==> flow/design.v <==
module mux2 #(parameter width = 16)
(
input sel,
input [width-1:0] a, b,
output logic [width-1:0] f
);
always_comb
begin
if (sel == 0)
f = a;
else
f = b;
end
endmodule
module mux4 #(parameter width = 16)
(
input [1:0] sel,
input [width-1:0] a, b, c, d,
output logic [width-1:0] f
);
always_comb
begin
if (sel == 2'b00)
f = a;
else if (sel == 2'b01)
f = b;
else if (sel == 2'b10)
f = c;
else
f = d;
end
endmodule
module register #(parameter width = 16)
(
    input clk,
    input load,
    input [width-1:0] in,
    output logic [width-1:0] out
);
logic [width-1:0] data;
always_ff @(posedge clk)
begin
    if (load)
    begin
        data <= in;
    end
end
always_comb
begin
    out = data;
end
endmodule
module array #(parameter width = 128, parameter has_reset = 0)
(
    input clk,
    input rst,
    input write,
    input logic [2:0] index,
    input [width-1:0] datain,
    output logic [width-1:0] dataout
);
logic [width-1:0] data [7:0];
always_ff @(posedge clk)
begin
    if (has_reset && rst)
    begin
        for (int i = 0; i < 8; i++)
        begin
            data[i] <= '0;
        end
    end
    else if (write == 1)
    begin
        data[index] <= datain;
    end
end
assign dataout = data[index];
endmodule
module cpudatainmux
(
	input [15:0] cpu_sel,
	input logic [127:0] dat_o_cpu,
	input logic [127:0] dat_i_cpu,
	output logic [127:0] cpudatainmux_out
);
mux2 #(.width (8)) cpudatainmux0
(
	.sel(cpu_sel[0]),
	.a(dat_o_cpu[7:0]), 
	.b(dat_i_cpu[7:0]),
	.f(cpudatainmux_out[7:0])
);
mux2 #(.width (8)) cpudatainmux1
(
	.sel(cpu_sel[1]),
	.a(dat_o_cpu[15:8]), 
	.b(dat_i_cpu[15:8]),
	.f(cpudatainmux_out[15:8])
);
mux2 #(.width (8)) cpudatainmux2
(
	.sel(cpu_sel[2]),
	.a(dat_o_cpu[23:16]), 
	.b(dat_i_cpu[23:16]),
	.f(cpudatainmux_out[23:16])
);
mux2 #(.width (8)) cpudatainmux3
(
	.sel(cpu_sel[3]),
	.a(dat_o_cpu[31:24]), 
	.b(dat_i_cpu[31:24]),
	.f(cpudatainmux_out[31:24])
);
mux2 #(.width (8)) cpudatainmux4
(
	.sel(cpu_sel[4]),
	.a(dat_o_cpu[39:32]), 
	.b(dat_i_cpu[39:32]),
	.f(cpudatainmux_out[39:32])
);
mux2 #(.width (8)) cpudatainmux5
(
	.sel(cpu_sel[5]),
	.a(dat_o_cpu[47:40]), 
	.b(dat_i_cpu[47:40]),
	.f(cpudatainmux_out[47:40])
);
mux2 #(.width (8)) cpudatainmux6
(
	.sel(cpu_sel[6]),
	.a(dat_o_cpu[55:48]), 
	.b(dat_i_cpu[55:48]),
	.f(cpudatainmux_out[55:48])
);
mux2 #(.width (8)) cpudatainmux7
(
	.sel(cpu_sel[7]),
	.a(dat_o_cpu[63:56]), 
	.b(dat_i_cpu[63:56]),
	.f(cpudatainmux_out[63:56])
);
mux2 #(.width (8)) cpudatainmux8
(
	.sel(cpu_sel[8]),
	.a(dat_o_cpu[71:64]), 
	.b(dat_i_cpu[71:64]),
	.f(cpudatainmux_out[71:64])
);
mux2 #(.width (8)) cpudatainmux9
(
	.sel(cpu_sel[9]),
	.a(dat_o_cpu[79:72]), 
	.b(dat_i_cpu[79:72]),
	.f(cpudatainmux_out[79:72])
);
mux2 #(.width (8)) cpudatainmux10
(
	.sel(cpu_sel[10]),
	.a(dat_o_cpu[87:80]), 
	.b(dat_i_cpu[87:80]),
	.f(cpudatainmux_out[87:80])
);
mux2 #(.width (8)) cpudatainmux11
(
	.sel(cpu_sel[11]),
	.a(dat_o_cpu[95:88]), 
	.b(dat_i_cpu[95:88]),
	.f(cpudatainmux_out[95:88])
);
mux2 #(.width (8)) cpudatainmux12
(
	.sel(cpu_sel[12]),
	.a(dat_o_cpu[103:96]), 
	.b(dat_i_cpu[103:96]),
	.f(cpudatainmux_out[103:96])
);
mux2 #(.width (8)) cpudatainmux13
(
	.sel(cpu_sel[13]),
	.a(dat_o_cpu[111:104]), 
	.b(dat_i_cpu[111:104]),
	.f(cpudatainmux_out[111:104])
);
mux2 #(.width (8)) cpudatainmux14
(
	.sel(cpu_sel[14]),
	.a(dat_o_cpu[119:112]), 
	.b(dat_i_cpu[119:112]),
	.f(cpudatainmux_out[119:112])
);
mux2 #(.width (8)) cpudatainmux15
(
	.sel(cpu_sel[15]),
	.a(dat_o_cpu[127:120]), 
	.b(dat_i_cpu[127:120]),
	.f(cpudatainmux_out[127:120])
);
endmodule
module cache_datapath
(
    input clk,
    input rst,
    input logic [15:0] adr_i_cpu_in,
	 input way0_write,
	 input v0_write,
	 input v0_in,
	 input dirty0_write,
	 input dirty0_in,
	 input way1_write,
	 input v1_write,
	 input v1_in,
	 input dirty1_write,
	 input dirty1_in,
	 input lru_write,
	 input lru_in,
	 output logic lru_out,
	 input datainmux_sel,
	 input memaddrmux_sel,
	 output logic dirty,
	 output logic hit,
	 output logic hit0,
	 output logic [127:0] dat_o_cpu,
	 input [15:0] cpu_sel,
	 input logic [127:0] dat_i_cpu_in,
	 output logic [127:0] dat_o_mem,
	 output logic [15:0] adr_o_mem,
	 input logic [127:0] dat_i_mem,
	 input load_mar,
	 input load_mdr,
	 input reginmux_sel,
	 input addrregmux_sel
);
logic [127:0] datainmux_out;
logic [127:0] data0_out;
logic [8:0] tag0_out;
logic valid0_out;
logic dirty0_out;
logic comp0_out;
logic [127:0] data1_out;
logic [8:0] tag1_out;
logic [8:0] tagmux_out;
logic valid1_out;
logic dirty1_out;
logic comp1_out;
logic hit1;
logic [15:0] write_back_addr;
logic [127:0] cpudatainmux_out;
logic [15:0] memaddrmux_out;
logic [127:0] memdatamux_out;
logic [15:0] adr_i_cpu;
logic [127:0] dat_i_cpu;
logic [15:0] mar_in;
logic [15:0] mar_out;
assign hit0 = (adr_i_cpu_in[15:7] == tag0_out) & valid0_out;
assign hit1 = (adr_i_cpu_in[15:7] == tag1_out) & valid1_out;
assign hit = hit0 | hit1;
assign write_back_addr = {tagmux_out,adr_i_cpu_in[6:4],4'b0000};
assign adr_o_mem = mar_out;
array #(.width(128)) data0
(
    .clk(clk),
    .rst(rst),
    .write(way0_write),
    .index(adr_i_cpu[6:4]),
    .datain(datainmux_out),
    .dataout(data0_out)
);
array #(.width(9)) tag0
(
    .clk(clk),
    .rst(rst),
    .write(way0_write),
    .index(adr_i_cpu[6:4]),
    .datain(adr_i_cpu[15:7]),
    .dataout(tag0_out)
);
array #(.width(1), .has_reset(1)) valid0
(
    .clk(clk),
    .rst(rst),
    .write(v0_write),
    .index(adr_i_cpu[6:4]),
    .datain(v0_in),
    .dataout(valid0_out)
);
array #(.width(1), .has_reset(1)) dirty0
(
    .clk(clk),
    .rst(rst),
    .write(dirty0_write),
    .index(adr_i_cpu[6:4]),
    .datain(dirty0_in),
    .dataout(dirty0_out)
);
array #(.width(128)) data1
(
    .clk(clk),
    .rst(rst),
    .write(way1_write),
    .index(adr_i_cpu[6:4]),
    .datain(datainmux_out),
    .dataout(data1_out)
);
array #(.width(9)) tag1
(
    .clk(clk),
    .rst(rst),
    .write(way1_write),
    .index(adr_i_cpu[6:4]),
    .datain(adr_i_cpu[15:7]),
    .dataout(tag1_out)
);
array #(.width(1), .has_reset(1)) valid1
(
    .clk(clk),
    .rst(rst),
    .write(v1_write),
    .index(adr_i_cpu[6:4]),
    .datain(v1_in),
    .dataout(valid1_out)
);
array #(.width(1), .has_reset(1)) dirty1
(
    .clk(clk),
    .rst(rst),
    .write(dirty1_write),
    .index(adr_i_cpu[6:4]),
    .datain(dirty1_in),
    .dataout(dirty1_out)
);
array #(.width(1), .has_reset(1)) lru
(
    .clk(clk),
    .rst(rst),
    .write(lru_write),
    .index(adr_i_cpu[6:4]),
    .datain(lru_in),
    .dataout(lru_out)
);
mux2 #(.width (128)) cpudatamux
(
	.sel(hit0),
	.a(data1_out), 
	.b(data0_out),
	.f(dat_o_cpu)
);
mux2 #(.width (128)) memdatamux
(
	.sel(lru_out),
	.a(data0_out), 
	.b(data1_out),
	.f(dat_o_mem)
);
mux2 #(.width (9)) tagmux
(
	.sel(lru_out),
	.a(tag0_out), 
	.b(tag1_out),
	.f(tagmux_out)
);
mux2 #(.width (1)) dirtymux
(
	.sel(lru_out),
	.a(dirty0_out), 
	.b(dirty1_out),
	.f(dirty)
);
mux2 #(.width (128)) datainmux
(
	.sel(datainmux_sel),
	.a(dat_i_mem), 
	.b(cpudatainmux_out),
	.f(datainmux_out)
);
cpudatainmux cpudatainmux1
(
	.cpu_sel,
	.dat_o_cpu,
	.dat_i_cpu,
	.cpudatainmux_out
);
assign dat_i_cpu = dat_i_cpu_in;
register #(.width(16)) mar
(
    .clk(clk),
    .load(load_mar),
    .in(mar_in),
    .out(mar_out)
);
mux2 #(.width (16)) addrregmux
(
	.sel(addrregmux_sel),
	.a(adr_i_cpu_in), 
	.b(mar_out),
	.f(adr_i_cpu)
);
mux2 #(.width (16)) reginmux
(
	.sel(reginmux_sel),
	.a(adr_i_cpu_in), 
	.b(write_back_addr),
	.f(mar_in)
);
endmodule
module cache_control
(
	 input clk,
	 input rst,
	 output logic way0_write,
	 output logic v0_write,
	 output logic v0_in,
	 output logic dirty0_write,
	 output logic dirty0_in,
	 output logic way1_write,
	 output logic v1_write,
	 output logic v1_in,
	 output logic dirty1_write,
	 output logic dirty1_in,
	 output logic lru_write,
	 output logic lru_in,
	 input lru_out,
	 output logic datainmux_sel,
	 output logic memaddrmux_sel,
	 input dirty,
	 input hit,
	 input hit0,
	 input mem_ack,
	 input mem_rty,
	 output logic mem_cyc,
	 output logic mem_stb,
	 output logic mem_we,
	 input cpu_cyc,
	 input cpu_stb,
	 input cpu_we,
	 output logic cpu_ack,
	 output logic load_mdr,
	 output logic reginmux_sel,
	 output logic addrregmux_sel,
	 output logic load_mar
);
localparam [1:0] hit_idle   = 2'd0,
                 allocate   = 2'd1,
                 write_back = 2'd2,
                 strobe     = 2'd3;
logic [1:0] state, next_states;
always_comb
begin : state_actions
	 way0_write = 1'b0;
	 v0_write = 1'b0;
	 v0_in = 1'b0;
	 dirty0_write= 1'b0;
	 dirty0_in= 1'b0;
	 way1_write = 1'b0;
	 v1_write= 1'b0;
	 v1_in= 1'b0;
	 dirty1_write= 1'b0;
	 dirty1_in= 1'b0;
	 lru_write= 1'b0;
	 lru_in = 1'b0;
	 datainmux_sel= 1'b0;
	 memaddrmux_sel= 1'b0;
	 mem_cyc = 1'b0;
	 mem_stb = 1'b0;
	 mem_we = 1'b0;
	 cpu_ack = 1'b0;
	load_mdr = (cpu_cyc & cpu_stb);
	addrregmux_sel = 1'b0;
	 case(state)
		hit_idle: begin
			if (cpu_cyc & cpu_stb  & hit ) begin
				if (hit0) begin
					lru_in = 1;
					lru_write = 1;
				end
				else begin
					lru_in = 0;
					lru_write = 1;
				end
				if (cpu_we) begin
					datainmux_sel = 1;
					if(hit0) begin
						way0_write = 1;
						v0_write = 1;
						v0_in = 1;
						dirty0_write= 1;
						dirty0_in= 1;
					end
					else begin
						way1_write = 1;
						v1_write = 1;
						v1_in = 1;
						dirty1_write= 1;
						dirty1_in= 1;
					end
				end
				cpu_ack = 1'b1;
			end
		end
		allocate: begin
			mem_cyc = 1;
			mem_stb = 1;
			mem_we = 0;
			addrregmux_sel = 1;
			if(lru_out == 0) begin
				way0_write = 1;
				v0_write = 1;
				v0_in = 1;
				dirty0_write= 1;
				dirty0_in= 0;
			end
			else begin
				way1_write = 1;
				v1_write = 1;
				v1_in = 1;
				dirty1_write= 1;
				dirty1_in= 0;
			end
		end
		write_back: begin
		addrregmux_sel = 1;
			memaddrmux_sel = 1;
			mem_we = 1;
			mem_cyc = 1;
			mem_stb = 1;
		end
		strobe: begin
			mem_cyc = 0;
			mem_stb = 0;
		end
		default:  ;
	endcase
end
always_comb
begin : next_state_logic
	  next_states = state;
	  reginmux_sel = 0;
	  load_mar = 0;
	  case(state)
		hit_idle:	
			if(cpu_cyc & cpu_stb) begin
					if(hit == 1) next_states = hit_idle;
						else begin 
							load_mar = 1;
							if(dirty == 0) 
							begin
								next_states = allocate;
							end
							else 
							begin
								next_states = write_back;
								reginmux_sel = 1;
							end
						end
			end
		allocate: if (mem_ack == 0) next_states = allocate;
						else next_states = hit_idle;
		write_back: if (mem_ack == 0) next_states = write_back;
						else next_states = strobe;
		strobe: begin
			load_mar = 1;
			next_states = allocate;
		end
	endcase
end
always_ff @(posedge clk)
begin: next_state_assignment
	 if (rst)
		state <= hit_idle;
	 else
		state <= next_states;
end
endmodule
module cache
(
    input clk,
    input rst,
    input  [11:0]  cpu_adr,
    input  [127:0] cpu_dat_m,
    input  [15:0]  cpu_sel,
    input          cpu_cyc,
    input          cpu_stb,
    input          cpu_we,
    output [127:0] cpu_dat_s,
    output         cpu_ack,
    output         cpu_rty,
    output [11:0]  mem_adr,
    output [127:0] mem_dat_m,
    output [15:0]  mem_sel,
    output         mem_cyc,
    output         mem_stb,
    output         mem_we,
    input  [127:0] mem_dat_s,
    input          mem_ack,
    input          mem_rty
);
logic way0_write;
logic v0_write;
logic v0_in;
logic dirty0_write;
logic dirty0_in;
logic way1_write;
logic v1_write;
logic v1_in;
logic dirty1_write;
logic dirty1_in;
logic lru_write;
logic lru_in;
logic lru_out;
logic datainmux_sel;
logic memaddrmux_sel;
logic dirty;
logic hit;
logic hit0;
logic load_mar;
logic load_mdr;
logic [15:0] adr_i_cpu;
logic [15:0] adr_o_mem;
logic reginmux_sel;
logic addrregmux_sel;
assign cpu_rty = cpu_stb & cpu_cyc & (!cpu_ack);
assign adr_i_cpu = {cpu_adr,4'b0000};
assign mem_sel = 16'b1111111111111111;
assign mem_adr = adr_o_mem[15:4];
cache_control cache_controller
(
	 .clk(clk),
	 .rst(rst),
	 .way0_write,
	 .v0_write,
	 .v0_in,
	 .dirty0_write,
	 .dirty0_in,
	 .way1_write,
	 .v1_write,
	 .v1_in,
	 .dirty1_write,
	 .dirty1_in,
	 .lru_write,
	 .lru_in,
	 .lru_out,
	 .datainmux_sel,
	 .memaddrmux_sel,
	 .dirty,
	 .hit,
	 .hit0,
	 .mem_ack,
	 .mem_rty,
	 .mem_cyc,
	 .mem_stb,
	 .mem_we,
	 .cpu_cyc,
	 .cpu_stb,
	 .cpu_we,
	 .cpu_ack,
	 .load_mar,
	 .load_mdr,
	 .reginmux_sel,
	 .addrregmux_sel
);
cache_datapath cache_datapath1
(
    .clk(clk),
    .rst(rst),
    .adr_i_cpu_in(adr_i_cpu),
	 .way0_write,
	 .v0_write,
	 .v0_in,
	 .dirty0_write,
	 .dirty0_in,
	 .way1_write,
	 .v1_write,
	 .v1_in,
	 .dirty1_write,
	 .dirty1_in,
	 .lru_write,
	 .lru_in,
	 .lru_out,
	 .datainmux_sel,
	 .memaddrmux_sel,
	 .dirty,
	 .hit,
	 .hit0,
	 .dat_o_cpu(cpu_dat_s),
	 .cpu_sel,
	 .dat_i_cpu_in(cpu_dat_m),
	 .dat_o_mem(mem_dat_m),
	 .adr_o_mem,
	 .dat_i_mem(mem_dat_s),
	 .load_mar,
	 .load_mdr,
	 .reginmux_sel,
	 .addrregmux_sel
);
endmodule
* Tool chain data of cache
Tool output for the design above, in the order of the flow.
Lines are those of the file above, counted from 1.
Operators carry their Yosys type and port widths (W data, S select, Z words).
Library cell names are shortened.
The mark - stands for no value.
- Top :: cache
- Clock input :: clk
- Cell library :: sky130hd
- Library corner :: tt_025C_1v80

* Elaborated design
Source: Yosys, flattened and elaborated, memories not mapped. Widths are those after wreduce. Registers that Yosys merges into a memory's read port (data or address) are not register bits. Print and check cells do not count. Equal cells are merged and count once.
Yosys's memory passes give these memory sizes; they may raise the number of words (mostly to a power of two), join words into wider ones and drop unused or constant bits.
- Bitwise gates (word level) :: 6
- Reductions and logical operators :: 9
- Equality and inequality tests :: 6
- Muxes and demuxes :: 93
** Operators with widths (count)
- $mux W128 :: 7
- $mux W8 :: 16
- $logic_and A32 B1 Y1 const A :: 2
- $mux W9 :: 5
- $mux W1 :: 40
- $mux W16 :: 2
- $mux W3 :: 8
- $eq A9 B9 Y1 :: 2
- $pmux W1 S2 :: 8
- $pmux W1 S3 :: 3
- $pmux W2 S4 :: 1
- $reduce_or A2 Y1 :: 3
- $reduce_or A3 Y1 :: 2
- $mux W2 :: 3
- $and A1 B1 Y1 :: 5
- $eq A2 B2 Y1 const B :: 2
- $eq A2 B1 Y1 const B :: 1
- $ne A2 B1 Y1 const B :: 1
- $logic_not A2 Y1 :: 1
- $or A1 B1 Y1 :: 1
- $logic_not A1 Y1 :: 1
- Input port bits :: 291
- RAM bits :: 2232
- Cells after elaboration :: 125
- Flip-flop bits (word level) :: 18
- Memories kept :: 9
** Memory list
- cache_datapath1.data0.data :: words 8, width 128, line 62 : logic [width-1:0] data [7:0];
- cache_datapath1.data1.data :: words 8, width 128, line 62
- cache_datapath1.tag0.data :: words 8, width 9, line 62
- cache_datapath1.tag1.data :: words 8, width 9, line 62
- cache_datapath1.dirty0.data :: words 8, width 1, line 62
- cache_datapath1.dirty1.data :: words 8, width 1, line 62
Memories not listed: 3.

* Depth
Yosys ltp: most cells in a row. Word level: on the elaborated netlist, between registers, memories and ports. Mapped: between sequential cells and ports; inverters and the memories' decode and read muxes count.
- Word-level depth :: 9
- ABC_AREA :: 0
- Depth in mapped cells :: 19

* After synthesis
Yosys stat after the flow's synthesis: flattened, memories mapped to cells. It holds for the ABC_AREA given above (unset counts as 0); a run with the other value may have another netlist.
- Flip-flop cells :: 2248
- Cell area after synthesis :: 101730.1 µm²
- Cell count :: 8550
** Cell types (count)
- edfxtp_1 :: 2228
- nor2_1 :: 2360
- a22oi_1 :: 442
- mux2i_1 :: 218
- nand2_1 :: 501
- clkbuf_1 :: 419
- buf_2 :: 311
- a221oi_1 :: 155
- a22o_1 :: 153
- a21oi_1 :: 264
- a222oi_1 :: 121
- o31ai_2 :: 67
- o311ai_0 :: 78
- and3_1 :: 100
- inv_1 :: 164
- a211oi_1 :: 79
- buf_4 :: 67
- nor3_1 :: 96
Not listed: further types 58, cells in them 727.
The figures by module come from a second, unflattened synthesis with its own total; it is not the netlist above.
- Cell total of the unflattened synthesis :: 7520
- Area total of the unflattened synthesis :: 109112.1 µm²
Rows give one instance, submodules left out.
** Modules
- array (width=128) :: instances 2, area 45610.0 µm², cells 3072, seq. area 30749.5 µm²
- array (width=9) :: instances 2, area 3343.2 µm², cells 226, seq. area 2162.1 µm²
- mux2 (width=128) :: instances 3, area 1619.1 µm², cells 142, seq. area 0.0 µm²
- array :: instances 5, area 479.2 µm², cells 40, seq. area 240.2 µm²
- mux2 (width=8) :: instances 16, area 131.4 µm², cells 9, seq. area 0.0 µm²
- mux2 (width=16) :: instances 2, area 249.0 µm², cells 18, seq. area 0.0 µm²
- register (width=16) :: instances 1, area 480.5 µm², cells 16, seq. area 480.5 µm²
- cache_control :: instances 1, area 364.1 µm², cells 46, seq. area 80.1 µm²
- cache_datapath :: instances 1, area 210.2 µm², cells 26, seq. area 0.0 µm²
- mux2 (width=9) :: instances 1, area 146.4 µm², cells 10, seq. area 0.0 µm²
- cache :: instances 1, area 136.4 µm², cells 19, seq. area 0.0 µm²
- mux2 (width=1) :: instances 1, area 15.0 µm², cells 1, seq. area 0.0 µm²
- cpudatainmux :: instances 1, area 0.0 µm², cells 0, seq. area 0.0 µm²

* Timing after synthesis
Path of least setup slack by OpenSTA after synthesis, without wires, with an ideal clock, recovery checks aside; 20% of the period is set as input and as output delay. Where synthesis merged equal registers, the netlist keeps one of their names.
- Path type :: input-to-reg
- Start :: input cpu_adr[0]
- End :: memory cache_datapath1.data1.data[5][0]
- Data required time :: 7010 ps
- External input delay :: 1500 ps
- Driving pins on the path :: 14
- Path buffers :: 4
- Setup slack :: 146 ps
- Library setup time :: 490 ps
- Path delay :: 5854 ps
- Arrival time :: 6864 ps
- Period :: 7500 ps
- Synthesis period reached :: 7354 ps
"path delay" = arrival - input delay + setup time.
"driving pins on the path": output pins that drive a net of the path, with the launching flip-flop's if there is one; two outputs of one cell count as two.
"synthesis period reached" = period - worst setup slack (recovery checks aside). The figure is calculated, with input and output delays left at 20% of the set period.
- Cell sequence :: o21ai_1 -> clkbuf_1 -> and3_1 -> a211oi_1 -> or4_1 -> xnor2_1 -> nor3_2 -> nand3_1 -> buf_2 -> o41ai_4 -> nand2_1 -> clkbuf_1 -> buf_2 -> inv_1
** RTL lines, path post-synthesis
- from (decl) :: line 577 : input  [11:0]  cpu_adr,
- to (decl) :: line 62 : logic [width-1:0] data [7:0];
No chain of elaborated cells between the ends is given.

* Path in the finished layout
From the final timing report of job 1: the path of least setup slack in the routed layout; clock arrival at registers is part of the times.
The path's times are printed in steps of 10 ps; the period is the one set.
- Path type :: input-to-output
- Start :: input cpu_adr[0]
- End :: output cpu_dat_s[83]
- Arrival time :: 4810 ps
- Data required time :: 6000 ps
- External input delay :: 1500 ps
- Period :: 7500 ps
- Path buffers :: 8
- Setup slack :: 1190 ps
- Driving pins on the path :: 16
Between the ends stands the longest chain of elaborated cells between them, by number of cells; it is not shown to be the way that was timed. Of several equally long chains one is given.
A line is the first line of the expression or statement that the cell stems from. Yosys adds cells for indexed reads and writes and turns some case tables into memories.
The chain passes a memory read, where the word-level depth is cut; so it can be longer than that depth.
- Cell sequence :: buf_8 -> o21ai_4 -> buf_6 -> and2_4 -> mux2i_1 -> a2111o_1 -> xor2_2 -> buf_4 -> buf_4 -> o211a_4 -> nand3_4 -> buf_4 -> buf_16 -> buf_8 -> a22oi_2 -> dlygate4sd2_1
- Length of the longest elaborated chain :: 5
- Elaborated cells between the ends (all ways) :: 8
- RTL lines with such cells :: 3
- Those cells by class :: 1 x eq/ne; 2 x mux; 1 x logic; 4 x memory
** RTL lines, path post-layout
- from (decl) :: line 577 : input  [11:0]  cpu_adr,
- $mux W16 :: line 9 : if (sel == 0)
- $mem_v2 Z8 W9 :: line 62 : logic [width-1:0] data [7:0];
- $eq A9 B9 Y1 :: line 254 : assign hit0 = (adr_i_cpu_in[15:7] == tag0_out) & valid0_out;
- $and A1 B1 Y1 :: line 254
- $mux W128 :: line 9
- to (decl) :: line 583 : output [127:0] cpu_dat_s,

--- measured runs ---
cache through Yosys and OpenROAD on sky130hd: 4 stored runs, unordered, with their settings and measured results. The constraints put input and output delay at 20% of the set period each and load the outputs with 0.01 pF.
"achieved period" means the clock period less the worst setup slack. The figure is calculated, with input and output delays left at 20% of the set period.
"critical setup path time" means the part of the period allowed to the worst setup path (the constraints hold back 20% at inputs and 20% at outputs) less its slack; where the path has registers, the arrival times of their clocks count too.
"power" rests on the timing tool's default activity at the inputs, not on a simulated workload.
"critical setup path time" is known to 10 ps.

* Job 1
** Files
==> flow/run.sh <==
#!/bin/bash
# the make line also repeats the synthesis and layout settings of config.mk as NAME=value (left out here)
make -C /OpenROAD-flow-scripts/flow DESIGN_CONFIG=/design/flow/config.mk WORK_HOME=/design/flow/orfs CLKGATE_MAP_FILE= finish
==> flow/config.mk <==
export PLATFORM = sky130hd
export DESIGN_NAME = cache
export DESIGN_NICKNAME = cache
export VERILOG_FILES = /design/flow/design.v
export SDC_FILE = /design/flow/constraint.sdc
export NUM_CORES = 4
export LEC_CHECK = 0
export CAP_MARGIN = 20
export CELL_PAD_IN_SITES_DETAIL_PLACEMENT = 2
export CELL_PAD_IN_SITES_GLOBAL_PLACEMENT = 3
export CORE_MARGIN = 2
export CORE_UTILIZATION = 40
export PLACE_DENSITY = 0.6
export SETUP_SLACK_MARGIN = 1.31
export SLEW_MARGIN = 20
==> flow/constraint.sdc <==
create_clock -name core_clock -period 7.5 [get_ports {clk}]
set_input_delay 1.5000 -clock core_clock [delete_from_list [all_inputs] [get_ports {clk}]]
set_output_delay 1.5000 -clock core_clock [all_outputs]
set_load 0.01 [all_outputs]
** Results
- Mapped cell area after synthesis :: 101730.1 µm²
- Lowest hold slack :: 470 ps
- Die outline area :: 258374.0 µm²
- Critical setup path time :: 3310 ps
- Worst setup path type :: input-to-output
- Achieved period :: 6312 ps
- Standard-cell area of the final layout :: 123785.0 µm²
- Utilization in the final report :: 48.8%
- Total negative slack :: 0 ps
- Power :: 0.028482 W
- Setup slack of the critical path :: 1188 ps

* Job 2
** Files
==> flow/run.sh <==
#!/bin/bash
# the make line also repeats the synthesis and layout settings of config.mk as NAME=value (left out here)
make -C /OpenROAD-flow-scripts/flow DESIGN_CONFIG=/design/flow/config.mk WORK_HOME=/design/flow/orfs CLKGATE_MAP_FILE= finish
==> flow/config.mk <==
export PLATFORM = sky130hd
export DESIGN_NAME = cache
export DESIGN_NICKNAME = cache
export VERILOG_FILES = /design/flow/design.v
export SDC_FILE = /design/flow/constraint.sdc
export NUM_CORES = 4
export LEC_CHECK = 0
export CAP_MARGIN = 20
export CELL_PAD_IN_SITES_DETAIL_PLACEMENT = 1
export CORE_ASPECT_RATIO = 0.57
export CORE_MARGIN = 2
export CORE_UTILIZATION = 44
export CTS_CLUSTER_SIZE = 83
export GPL_TIMING_DRIVEN = 1
export MIN_ROUTING_LAYER = met1
export PLACE_DENSITY_LB_ADDON = 0.01
export SETUP_SLACK_MARGIN = 2.04
export SLEW_MARGIN = 30
export TNS_END_PERCENT = 35
==> flow/constraint.sdc <==
create_clock -name core_clock -period 10.7 [get_ports {clk}]
set_input_delay 2.1400 -clock core_clock [delete_from_list [all_inputs] [get_ports {clk}]]
set_output_delay 2.1400 -clock core_clock [all_outputs]
set_load 0.01 [all_outputs]
** Results
- Lowest hold slack :: 472 ps
- Total negative slack :: 0 ps
- Die outline area :: 235221.0 µm²
- Achieved period :: 8633 ps
- Utilization in the final report :: 51.8%
- Critical setup path time :: 4350 ps
- Worst setup path type :: input-to-output
- Power :: 0.019145 W
- Setup slack of the critical path :: 2067 ps
- Standard-cell area of the final layout :: 119203.0 µm²
- Mapped cell area after synthesis :: 101730.1 µm²

* Job 3
** Files
==> flow/run.sh <==
#!/bin/bash
# the make line also repeats the synthesis and layout settings of config.mk as NAME=value (left out here)
make -C /OpenROAD-flow-scripts/flow DESIGN_CONFIG=/design/flow/config.mk WORK_HOME=/design/flow/orfs CLKGATE_MAP_FILE= finish
==> flow/config.mk <==
export PLATFORM = sky130hd
export DESIGN_NAME = cache
export DESIGN_NICKNAME = cache
export VERILOG_FILES = /design/flow/design.v
export SDC_FILE = /design/flow/constraint.sdc
export NUM_CORES = 4
export LEC_CHECK = 0
export CAP_MARGIN = 20
export CORE_MARGIN = 2
export CORE_UTILIZATION = 40
export PLACE_DENSITY = 0.6
export SETUP_SLACK_MARGIN = 0.2
export SLEW_MARGIN = 20
==> flow/constraint.sdc <==
create_clock -name core_clock -period 6.95 [get_ports {clk}]
set_input_delay 1.3900 -clock core_clock [delete_from_list [all_inputs] [get_ports {clk}]]
set_output_delay 1.3900 -clock core_clock [all_outputs]
set_load 0.01 [all_outputs]
** Results
- Lowest hold slack :: 460 ps
- Total negative slack :: 0 ps
- Standard-cell area of the final layout :: 121099.0 µm²
- Die outline area :: 258374.0 µm²
- Achieved period :: 6825 ps
- Utilization in the final report :: 47.8%
- Power :: 0.029229 W
- Mapped cell area after synthesis :: 101730.1 µm²
- Setup slack of the critical path :: 125 ps
- Critical setup path time :: 4050 ps
- Worst setup path type :: input-to-output

* Job 4
** Files
==> flow/run.sh <==
#!/bin/bash
# the make line also repeats the synthesis and layout settings of config.mk as NAME=value (left out here)
make -C /OpenROAD-flow-scripts/flow DESIGN_CONFIG=/design/flow/config.mk WORK_HOME=/design/flow/orfs CLKGATE_MAP_FILE= finish
==> flow/config.mk <==
export PLATFORM = sky130hd
export DESIGN_NAME = cache
export DESIGN_NICKNAME = cache
export VERILOG_FILES = /design/flow/design.v
export SDC_FILE = /design/flow/constraint.sdc
export NUM_CORES = 4
export LEC_CHECK = 0
export CAP_MARGIN = 20
export CELL_PAD_IN_SITES_DETAIL_PLACEMENT = 1
export CELL_PAD_IN_SITES_GLOBAL_PLACEMENT = 0
export CORE_ASPECT_RATIO = 1.57
export CORE_MARGIN = 2
export CORE_UTILIZATION = 33
export CTS_CLUSTER_DIAMETER = 34
export MAX_ROUTING_LAYER = met5
export PLACE_DENSITY_LB_ADDON = 0.0
export SETUP_SLACK_MARGIN = 2.12
export SLEW_MARGIN = 20
==> flow/constraint.sdc <==
create_clock -name core_clock -period 8.52 [get_ports {clk}]
set_input_delay 1.7040 -clock core_clock [delete_from_list [all_inputs] [get_ports {clk}]]
set_output_delay 1.7040 -clock core_clock [all_outputs]
set_load 0.01 [all_outputs]
** Results
- Achieved period :: 6542 ps
- Utilization in the final report :: 43.3%
- Mapped cell area after synthesis :: 101730.1 µm²
- Die outline area :: 312842.0 µm²
- Standard-cell area of the final layout :: 132799.0 µm²
- Setup slack of the critical path :: 1978 ps
- Critical setup path time :: 3130 ps
- Worst setup path type :: input-to-output
- Power :: 0.030743 W
- Total negative slack :: 0 ps
- Lowest hold slack :: 467 ps
--- end ---
